==> flow/design.v <==
module  rgb_hsv(
	input                         clk,
	input                         rst,	
	input	     [7:0]            rgb_r,
	input	     [7:0]            rgb_g,
	input	     [7:0]            rgb_b,	
	output reg [8:0] 			  hsv_h, 
	output reg [7:0] 			  hsv_s, 
	output reg [7:0] 			  hsv_v  
);
reg [7:0] top; 
reg [13:0] top_60; 
reg [2:0] rgb_se;
reg [2:0] rgb_se_n; 
reg [7:0] max; 
reg [7:0] min; 
reg [7:0] max_min; 
reg [7:0] hsv_s_m;
reg [7:0] max_n;
reg [7:0] division; 
wire r_g, r_b, g_b;
assign r_g = (rgb_r > rgb_g)? 1'b1:1'b0; 
assign r_b = (rgb_r > rgb_b)? 1'b1:1'b0; 
assign g_b = (rgb_g > rgb_b)? 1'b1:1'b0; 
always @ (posedge clk or negedge rst)
begin
	if (!rst)
	begin
		max <= 8'd0;
		min <= 8'd0;
		top <= 8'd0;
		rgb_se <= 3'b010;
	end
	else 
	begin
	case ({r_g,r_b,g_b})
	3'b000:
			begin 
			max <= rgb_b;
			min <= rgb_r;
			top <= rgb_g - rgb_r; 
			rgb_se <= 3'b000;
			end
	3'b001:
			begin 
			max <= rgb_g;
			min <= rgb_r;
			top <= rgb_b - rgb_r; 
			rgb_se <= 3'b001;
			end
	3'b011:
			begin 
			max <= rgb_g;
			min <= rgb_b;
			top <= rgb_r - rgb_b; 
			rgb_se <= 3'b011;
			end
	3'b100:
			begin 
			max <= rgb_b;
			min <= rgb_g;
			top <= rgb_r - rgb_g; 
			rgb_se <= 3'b100;
			end
	3'b110:
			begin 
			max <= rgb_r;
			min <= rgb_g;
			top <= rgb_b - rgb_g; 
			rgb_se <= 3'b110;
			end
	3'b111:
			begin 
			max <= rgb_r;
			min <= rgb_b;
			top <= rgb_g - rgb_b; 
			rgb_se <= 3'b111;
			end
	default
			begin
			max <= 8'd0;
			min <= 8'd0;
			top <= 8'd0;
			rgb_se <= 3'b010;
			end
	endcase
end
end
always @ (posedge clk or negedge rst)
begin
	if (!rst)
		begin
		top_60 <= 14'd0;
		rgb_se_n <= 3'b010;
		max_min <= 8'd0;
		max_n <= 8'd0;
		end
	else
		begin
		top_60 <= {top,6'b000000} - {top,2'b00}; 
		rgb_se_n <= rgb_se;
		max_min <= max - min;
		max_n <= max;
		end
end
always @ (*)
begin
	division = (max_min > 8'd0) ? top_60 / max_min : 8'd240; 
end
always @ (posedge clk or negedge rst)
begin
	if (!rst)
		hsv_h <= 9'd0;
	else 
	begin
	case (rgb_se_n)
	3'b000:
			hsv_h <= 9'd240 - division; 
	3'b001:
			hsv_h <= 9'd120 + division; 
	3'b011:
			hsv_h <= 9'd120 - division; 
	3'b100:
			hsv_h <= 9'd240 + division; 
	3'b110:
			hsv_h <= 9'd360 - division; 
	3'b111:
			hsv_h <= division; 
	default
			hsv_h <= 9'd0;
	endcase
end
end
always @ (*)
begin
	hsv_s_m = (max_n > 8'd0)? ((max_min == max_n) ? 8'd255 : {max_min[7:0],8'b00000000} / max_n) : 8'd0;
end
always@(posedge clk or negedge rst)
begin
	if (!rst)
      hsv_s <= 8'd0;
	else
	hsv_s <= hsv_s_m;
end
always@(posedge clk or negedge rst)
begin
  if (!rst)
  hsv_v <= 8'd0;
  else
  hsv_v <= max_n;
 end
endmodule
module HSVComparator (
    input   clk,
    input wire [8:0] hsv_get_h, hsv_get_s, hsv_get_v,
    input wire [8:0] hsv_set_h, hsv_set_s, hsv_set_v,
    input wire [2:0] threshold_level,
    output reg [1:0] similar_flag  
);
parameter THRESHOLD1_H = 60, THRESHOLD1_S = 32, THRESHOLD1_V = 32;   
parameter THRESHOLD2_H = 15, THRESHOLD2_S = 8,  THRESHOLD2_V = 8;  
parameter THRESHOLD3_H = 10, THRESHOLD3_S = 5,  THRESHOLD3_V = 5;  
parameter THRESHOLD4_H = 5,  THRESHOLD4_S = 3,  THRESHOLD4_V = 3;   
reg [8:0] h_diff, s_diff, v_diff;
function [8:0] abs_diff;
    input [8:0] a, b;
    if (a > b) begin
        abs_diff = a - b;
    end else begin
        abs_diff = b - a;
    end
endfunction
always @(posedge clk) begin
    similar_flag <= 2'b0;  
    h_diff = abs_diff(hsv_get_h, hsv_set_h);
    s_diff = abs_diff(hsv_get_s, hsv_set_s);
    v_diff = abs_diff(hsv_get_v, hsv_set_v);
    if (h_diff > 180) begin
        h_diff = 360 - h_diff;
    end
    if ({hsv_set_h,hsv_set_s,hsv_set_v} == 24'b0)begin
        similar_flag <= 2'b10;
    end
    else begin
    case(threshold_level)
        3'b000: begin  
            if (h_diff <= THRESHOLD1_H && s_diff <= THRESHOLD1_S && v_diff <= THRESHOLD1_V) begin
                similar_flag <= 2'b01;  
            end
        end
        3'b001: begin  
            if (h_diff <= THRESHOLD2_H && s_diff <= THRESHOLD2_S && v_diff <= THRESHOLD2_V) begin
                similar_flag <= 2'b01;  
            end
        end
        3'b010: begin  
            if (h_diff <= THRESHOLD3_H && s_diff <= THRESHOLD3_S && v_diff <= THRESHOLD3_V) begin
                similar_flag <= 2'b01;  
            end
        end
        3'b111: begin  
            if (h_diff <= THRESHOLD4_H && s_diff <= THRESHOLD4_S && v_diff <= THRESHOLD4_V) begin
                similar_flag <= 2'b01;  
            end
        end
        default: ;  
    endcase 
    end
end
endmodule
module color_match (
    input  wire       clk,
    input  wire       rst_n,
    input  wire [7:0] get_r,
    input  wire [7:0] get_g,
    input  wire [7:0] get_b,
    input  wire [7:0] set_r,
    input  wire [7:0] set_g,
    input  wire [7:0] set_b,
    input  wire [2:0] threshold_level,
    output wire [8:0] get_h,
    output wire [7:0] get_s,
    output wire [7:0] get_v,
    output wire [8:0] set_h,
    output wire [7:0] set_s,
    output wire [7:0] set_v,
    output wire [1:0] similar_flag
);
    rgb_hsv rgb_hsv_get_inst (
        .clk   (clk),
        .rst   (rst_n),
        .rgb_r (get_r),
        .rgb_g (get_g),
        .rgb_b (get_b),
        .hsv_h (get_h),
        .hsv_s (get_s),
        .hsv_v (get_v)
    );
    rgb_hsv rgb_hsv_set_inst (
        .clk   (clk),
        .rst   (rst_n),
        .rgb_r (set_r),
        .rgb_g (set_g),
        .rgb_b (set_b),
        .hsv_h (set_h),
        .hsv_s (set_s),
        .hsv_v (set_v)
    );
    HSVComparator HSVComparator_inst (
        .clk             (clk),
        .hsv_get_h       (get_h),
        .hsv_get_s       ({1'b0, get_s}),
        .hsv_get_v       ({1'b0, get_v}),
        .hsv_set_h       (set_h),
        .hsv_set_s       ({1'b0, set_s}),
        .hsv_set_v       ({1'b0, set_v}),
        .threshold_level (threshold_level),
        .similar_flag    (similar_flag)
    );
endmodule
From RTL to reports: color_match
What the tools print for color_match, step after step. Lines are those of the file above, counted from 1. Cell names lack the library's common part. Not given: --

Top module: color_match. Clock port: clk. Standard-cell library: sky130hd. Timing corner: tt_025C_1v80.

Elaborated design
Yosys after proc, flatten, opt, wreduce and memory -nomap, before mapping. Enables and synchronous resets that opt folds into registers are not counted as muxes. Memory bits, and registers merged into a memory's read port (data or address), are not among the register bits. Print and check cells are not counted. Equal cells are merged and count once.

For bits in registers the number is 172. Output and inout port bits: 52. The entry for cells after elaboration reads 168.

The entry for divide/modulo/power cells reads 4. $add $sub $neg: 33. Under muxes and demuxes stands 31. The figure for eq/ne operators is 25. The entry for reductions and logical operators reads 26. The figure for magnitude comparators is 26.

Operators with widths (count): divider 16 x 8 -> 16 bit (2); divider 14 x 8 -> 14 bit (2); subtractor 8 bit (14); case mux 9 bit (select 6 bit) (2); case mux 8 bit (select 6 bit) (2); case mux 8 bit (select 3 bit) (4); greater-than comparator 8 bit (8); two-way mux 8 bit (6); equality test 3 bit (second input constant) (13); subtractor 8 x 8 -> 9 bit (4); <= comparator 9 x 4 -> 1 bit (second input constant) (4); case mux 3 bit (select 6 bit) (2); two-way mux 9 bit (4); greater-than comparator 8 x 1 -> 1 bit (second input constant) (4); subtractor 14 x 10 -> 14 bit (2); zero test 27 bit (1); <= comparator 9 x 3 -> 1 bit (second input constant) (3); <= comparator 9 x 6 -> 1 bit (second input constant) (3); OR reduction 2 bit (12); adder 7 x 8 -> 9 bit (first input constant) (2); subtractor 7 x 8 -> 9 bit (first input constant) (2); adder 8 x 8 -> 9 bit (first input constant) (2); subtractor 8 x 8 -> 9 bit (first input constant) (2); <= comparator 9 x 2 -> 1 bit (second input constant) (2); subtractor 9 x 8 -> 9 bit (first input constant) (2); subtractor 9 bit (2); equality test 8 bit (2); equality test 3 x 1 -> 1 bit (second input constant) (5).

Other operator kinds: 8; their cells: 32.

Longest topological paths
Yosys ltp: most cells in a row. Word level: on the elaborated netlist, between registers, memories and ports. Mapped: between sequential cells and ports; inverters and the memories' decode and read muxes count.

The entry for depth after elaboration reads 9. Under ABC_AREA stands 1. For mapped depth the number is 191. Under gate-level depth less buffers stands 183.

Synthesis result
Source: synth_stat.txt of the flow (Yosys; design flattened, memories mapped). It holds for the ABC_AREA given above (unset counts as 0); a run with the other value may have another netlist.

The figure for cell count is 5067. For flip-flops the number is 168. For mapped area the number is 33009.2 µm². Sequential part of the area: 4199.0 µm².

Cell types: ha_1 (count 518, area in all 6.48E+03 µm²); nand2_1 (count 1129, area in all 4.24E+03 µm²); dfrtp_1 (count 162, area in all 4.05E+03 µm²); inv_1 (count 751, area in all 2.82E+03 µm²); o21ai_0 (count 328, area in all 1.64E+03 µm²); xor2_1 (count 185, area in all 1.62E+03 µm²); nor2_1 (count 407, area in all 1.53E+03 µm²); a21oi_1 (count 280, area in all 1.4E+03 µm²); nand3_1 (count 265, area in all 1.33E+03 µm²); xnor2_1 (count 122, area in all 1.07E+03 µm²); nand4_1 (count 86, area in all 538.016 µm²); fa_1 (count 22, area in all 440.422 µm²); a21o_1 (count 50, area in all 375.36 µm²); nand3_2 (count 37, area in all 370.355 µm²); o221ai_1 (count 42, area in all 367.853 µm²); nand2_2 (count 57, area in all 356.592 µm²); nor3_1 (count 70, area in all 350.336 µm²); o21bai_1 (count 37, area in all 277.766 µm²).

Other cell types: 56; their cells: 519.

Worst setup path after synthesis
Source: OpenSTA report_checks on the synthesized netlist (no wires, ideal clock, input and output delay 20% of the period each), path of least setup slack; recovery checks are left aside. Register names are those of the netlist, which keeps one name where synthesis merged equal registers.

Path type: register -> register. Start: register rgb_hsv_get_inst.max_min[0]. End: register rgb_hsv_get_inst.hsv_h[8]. The entry for data required time reads 27870 ps. Time at the first pin: 0 ps. Driving pins on the path: 178. Arrival time: 23743 ps. The entry for path buffers reads 8. For library setup time the number is 130 ps. Under path delay stands 23873 ps. The figure for slack is 4126 ps. The figure for period is 28000 ps. The entry for synthesis period reached reads 23874 ps.

"path delay" is the arrival time less input delay plus setup time. "driving pins on the path": output pins that drive a net of the path, with the launching flip-flop's if there is one; two outputs of one cell count as two. "synthesis period reached" is the clock period less the worst setup slack; recovery checks do not enter. This is arithmetic on one report: input and output delays are still those of the set period (20% each). Between the ends stands the longest chain of elaborated cells between them, by number of cells; it is not shown to be the way that was timed. Of several equally long chains one is given. A line is the first line of the expression or statement that the cell stems from. Yosys adds cells for indexed reads and writes and turns some case tables into memories. At most two assigning lines are given for a register; there are more.

Cell sequence: dfrtp_1 inv_1 ha_1 o211ai_1 nand2_1 o21ai_2 ha_1 inv_1 nor2_1 o21ai_2 o21ai_0 ha_1 inv_1 o21bai_1 a21o_2 nand4_1 nand2_1 o21ai_0 [142 not listed] ha_1 nand2_1 nor4_1 a211oi_1 nand2_1 nor2_1 nand2_1 nor2_1 nand2_1 nand2_4 ha_1 nand3_1 nand2_1 nand3b_1 nand3b_1 or2_2 nand3_1 o211ai_1. Under cells in the longest elaborated chain stands 4. Elaborated cells on any way between the ends: 9. For source lines of those cells the number is 7.

RTL lines, path after synthesis: start: declaration (RTL line 17) `reg [7:0] max_min;`; start: assignment (RTL line 95) `max_min <= 8'd0;`; start: assignment (RTL line 102) `max_min <= max - min;`; divider 14 x 8 -> 14 bit (RTL line 108) `division = (max_min > 8'd0) ? top_60 / max_min : 8'd240;`; two-way mux 8 bit (RTL line 108); subtractor 9 x 8 -> 9 bit (RTL line 126) `hsv_h <= 9'd360 - division;`; case mux 9 bit (select 6 bit) (RTL line 116) `case (rgb_se_n)`; end: assignment (RTL line 118) `hsv_h <= 9'd240 - division;`; end: assignment (RTL line 120) `hsv_h <= 9'd120 + division;`; end: declaration (RTL line 7) `output reg [8:0] hsv_h,`.

Worst path after layout
Path of least setup slack in the final report of run A (OpenROAD, finished layout, wires in). Where an end is a register, its clock arrival counts in the times. The report prints the path's times to 10 ps; the period is as set.

Path type: register -> register. Start: register rgb_hsv_get_inst.max_min[7]. End: register rgb_hsv_get_inst.hsv_h[8]. The figure for period is 28000 ps. For library setup time the number is 130 ps. Arrival time: 27090 ps. Driving pins on the path: 172. The entry for data required time reads 28340 ps. The figure for slack is 1250 ps. Time at the first pin: 480 ps. The entry for path buffers reads 0.

Between the ends stands the longest chain of elaborated cells between them, by number of cells; it is not shown to be the way that was timed. Of several equally long chains one is given. At most two assigning lines are given for a register; there are more.

Cell sequence: dfrtp_2 nor2_4 nand2_1 nor3_4 o211ai_1 nand2_1 o21ai_2 ha_1 inv_1 nor2_1 o21ai_2 nand2_1 o21ai_0 ha_1 inv_1 o21bai_1 a21o_2 nand4_1 [136 not listed] ha_1 nand4_1 nor4_2 a211oi_1 nand2_1 nor2_1 nand2_1 nor2_1 nand2_1 nand2_4 ha_1 nand3_1 nand2_1 nand3b_1 nand3b_1 or2_2 nand3_1 o211ai_1. Under cells in the longest elaborated chain stands 4. Elaborated cells on any way between the ends: 9. For source lines of those cells the number is 7.

RTL lines, path after layout: start: declaration (RTL line 17) `reg [7:0] max_min;`; start: assignment (RTL line 95) `max_min <= 8'd0;`; start: assignment (RTL line 102) `max_min <= max - min;`; divider 14 x 8 -> 14 bit (RTL line 108) `division = (max_min > 8'd0) ? top_60 / max_min : 8'd240;`; two-way mux 8 bit (RTL line 108); subtractor 9 x 8 -> 9 bit (RTL line 126) `hsv_h <= 9'd360 - division;`; case mux 9 bit (select 6 bit) (RTL line 116) `case (rgb_se_n)`; end: assignment (RTL line 118) `hsv_h <= 9'd240 - division;`; end: assignment (RTL line 120) `hsv_h <= 9'd120 + division;`; end: declaration (RTL line 7) `output reg [8:0] hsv_h,`.

Add stored flow runs of color_match

Module color_match, platform sky130hd: 4 stored runs of the flow (Yosys, OpenROAD) with differing settings, in no particular order. Input and output delays are each 20% of the period that was set; the output load is 0.01 pF. By "reached clock period" is meant the clock period of the run minus its worst setup slack. This is arithmetic on one report: input and output delays are still those of the set period (20% each). "critical setup path time" is the time allowed to the run's worst setup path (the clock period less input and output delay, where it has them) less its slack. Clock arrival times count: a late capture clock shortens it, a late launch clock lengthens it. "critical setup path time" is known to 10 ps.

Files of run A:
==> flow/run.sh <==
#!/bin/bash
# the make line also repeats the synthesis and layout settings of config.mk as NAME=value (left out here)
make -C /OpenROAD-flow-scripts/flow DESIGN_CONFIG=/design/flow/config.mk WORK_HOME=/design/flow/orfs CLKGATE_MAP_FILE= finish
==> flow/config.mk <==
export PLATFORM = sky130hd
export DESIGN_NAME = color_match
export DESIGN_NICKNAME = color_match
export VERILOG_FILES = /design/flow/design.v
export SDC_FILE = /design/flow/constraint.sdc
export NUM_CORES = 4
export LEC_CHECK = 0
export ABC_AREA = 1
export CAP_MARGIN = 40
export CELL_PAD_IN_SITES_DETAIL_PLACEMENT = 1
export CELL_PAD_IN_SITES_GLOBAL_PLACEMENT = 1
export CORE_MARGIN = 6
export CORE_UTILIZATION = 51
export CTS_CLUSTER_DIAMETER = 264
export CTS_CLUSTER_SIZE = 45
export GPL_ROUTABILITY_DRIVEN = 1
export MAX_ROUTING_LAYER = met4
export MIN_ROUTING_LAYER = met1
export SLEW_MARGIN = 20
export TNS_END_PERCENT = 25
==> flow/constraint.sdc <==
create_clock -name core_clock -period 28.0 [get_ports {clk}]
set_input_delay 5.6000 -clock core_clock [delete_from_list [all_inputs] [get_ports {clk}]]
set_output_delay 5.6000 -clock core_clock [all_outputs]
set_load 0.01 [all_outputs]

Results of run A. The standard-cell area of the final layout is 36342.4 µm². The reached clock period reads 26745 ps. For the critical setup path time the run shows 26750 ps. Critical path type: register -> register. The measured worst setup slack after layout is 1255 ps. For the chip area after synthesis (Yosys) the run shows 33009.2 µm². The sum of negative setup slack comes to 0 ps. The worst-case hold slack stands at 354 ps. The utilization after routing reads 0.572. The die area comes to 70974.3 µm².

Files of run B:
==> flow/run.sh <==
#!/bin/bash
# the make line also repeats the synthesis and layout settings of config.mk as NAME=value (left out here)
make -C /OpenROAD-flow-scripts/flow DESIGN_CONFIG=/design/flow/config.mk WORK_HOME=/design/flow/orfs CLKGATE_MAP_FILE= finish
==> flow/config.mk <==
export PLATFORM = sky130hd
export DESIGN_NAME = color_match
export DESIGN_NICKNAME = color_match
export VERILOG_FILES = /design/flow/design.v
export SDC_FILE = /design/flow/constraint.sdc
export NUM_CORES = 4
export LEC_CHECK = 0
export CAP_MARGIN = 20
export CELL_PAD_IN_SITES_GLOBAL_PLACEMENT = 1
export CORE_MARGIN = 3
export CORE_UTILIZATION = 40
export CTS_CLUSTER_SIZE = 45
export GPL_ROUTABILITY_DRIVEN = 0
export MAX_ROUTING_LAYER = met5
export MIN_ROUTING_LAYER = met2
export SLEW_MARGIN = 20
==> flow/constraint.sdc <==
create_clock -name core_clock -period 28.0 [get_ports {clk}]
set_input_delay 5.6000 -clock core_clock [delete_from_list [all_inputs] [get_ports {clk}]]
set_output_delay 5.6000 -clock core_clock [all_outputs]
set_load 0.01 [all_outputs]

Results of run B. The standard-cell area of the final layout is 40433.8 µm². The reached clock period reads 26907 ps. For the critical setup path time the run shows 26910 ps. Critical path type: register -> register. The measured worst setup slack after layout is 1093 ps. For the chip area after synthesis (Yosys) the run shows 33246.9 µm². The sum of negative setup slack comes to 0 ps. The worst-case hold slack stands at 357 ps. The utilization after routing reads 0.492. The die area comes to 86612.5 µm².

Files of run C:
==> flow/run.sh <==
#!/bin/bash
# the make line also repeats the synthesis and layout settings of config.mk as NAME=value (left out here)
make -C /OpenROAD-flow-scripts/flow DESIGN_CONFIG=/design/flow/config.mk WORK_HOME=/design/flow/orfs CLKGATE_MAP_FILE= finish
==> flow/config.mk <==
export PLATFORM = sky130hd
export DESIGN_NAME = color_match
export DESIGN_NICKNAME = color_match
export VERILOG_FILES = /design/flow/design.v
export SDC_FILE = /design/flow/constraint.sdc
export NUM_CORES = 4
export LEC_CHECK = 0
export ABC_AREA = 1
export CAP_MARGIN = 40
export CELL_PAD_IN_SITES_DETAIL_PLACEMENT = 1
export CELL_PAD_IN_SITES_GLOBAL_PLACEMENT = 1
export CORE_ASPECT_RATIO = 1.8
export CORE_MARGIN = 5
export CORE_UTILIZATION = 28
export CTS_CLUSTER_DIAMETER = 264
export CTS_CLUSTER_SIZE = 45
export GPL_ROUTABILITY_DRIVEN = 1
export MAX_ROUTING_LAYER = met4
export MIN_ROUTING_LAYER = met1
export SLEW_MARGIN = 20
export TNS_END_PERCENT = 25
==> flow/constraint.sdc <==
create_clock -name core_clock -period 28.0 [get_ports {clk}]
set_input_delay 5.6000 -clock core_clock [delete_from_list [all_inputs] [get_ports {clk}]]
set_output_delay 5.6000 -clock core_clock [all_outputs]
set_load 0.01 [all_outputs]

Results of run C. The standard-cell area of the final layout is 37250.7 µm². The reached clock period reads 25658 ps. For the critical setup path time the run shows 25660 ps. Critical path type: register -> register. The measured worst setup slack after layout is 2342 ps. For the chip area after synthesis (Yosys) the run shows 33009.2 µm². The sum of negative setup slack comes to 0 ps. The worst-case hold slack stands at 353 ps. The utilization after routing reads 0.317. The die area comes to 125155.0 µm².

Files of run D:
==> flow/run.sh <==
#!/bin/bash
# the make line also repeats the synthesis and layout settings of config.mk as NAME=value (left out here)
make -C /OpenROAD-flow-scripts/flow DESIGN_CONFIG=/design/flow/config.mk WORK_HOME=/design/flow/orfs CLKGATE_MAP_FILE= finish
==> flow/config.mk <==
export PLATFORM = sky130hd
export DESIGN_NAME = color_match
export DESIGN_NICKNAME = color_match
export VERILOG_FILES = /design/flow/design.v
export SDC_FILE = /design/flow/constraint.sdc
export NUM_CORES = 4
export LEC_CHECK = 0
export CAP_MARGIN = 20
export CORE_MARGIN = 2
export CORE_UTILIZATION = 40
export PLACE_DENSITY = 0.6
export SETUP_SLACK_MARGIN = 5.0
export SLEW_MARGIN = 20
==> flow/constraint.sdc <==
create_clock -name core_clock -period 27.2 [get_ports {clk}]
set_input_delay 5.4400 -clock core_clock [delete_from_list [all_inputs] [get_ports {clk}]]
set_output_delay 5.4400 -clock core_clock [all_outputs]
set_load 0.01 [all_outputs]

Results of run D. The standard-cell area of the final layout is 44024.7 µm². The reached clock period reads 26317 ps. For the critical setup path time the run shows 26320 ps. Critical path type: register -> register. The measured worst setup slack after layout is 883 ps. For the chip area after synthesis (Yosys) the run shows 33246.9 µm². The sum of negative setup slack comes to 0 ps. The worst-case hold slack stands at 353 ps. The utilization after routing reads 0.535. The die area comes to 85439.3 µm².
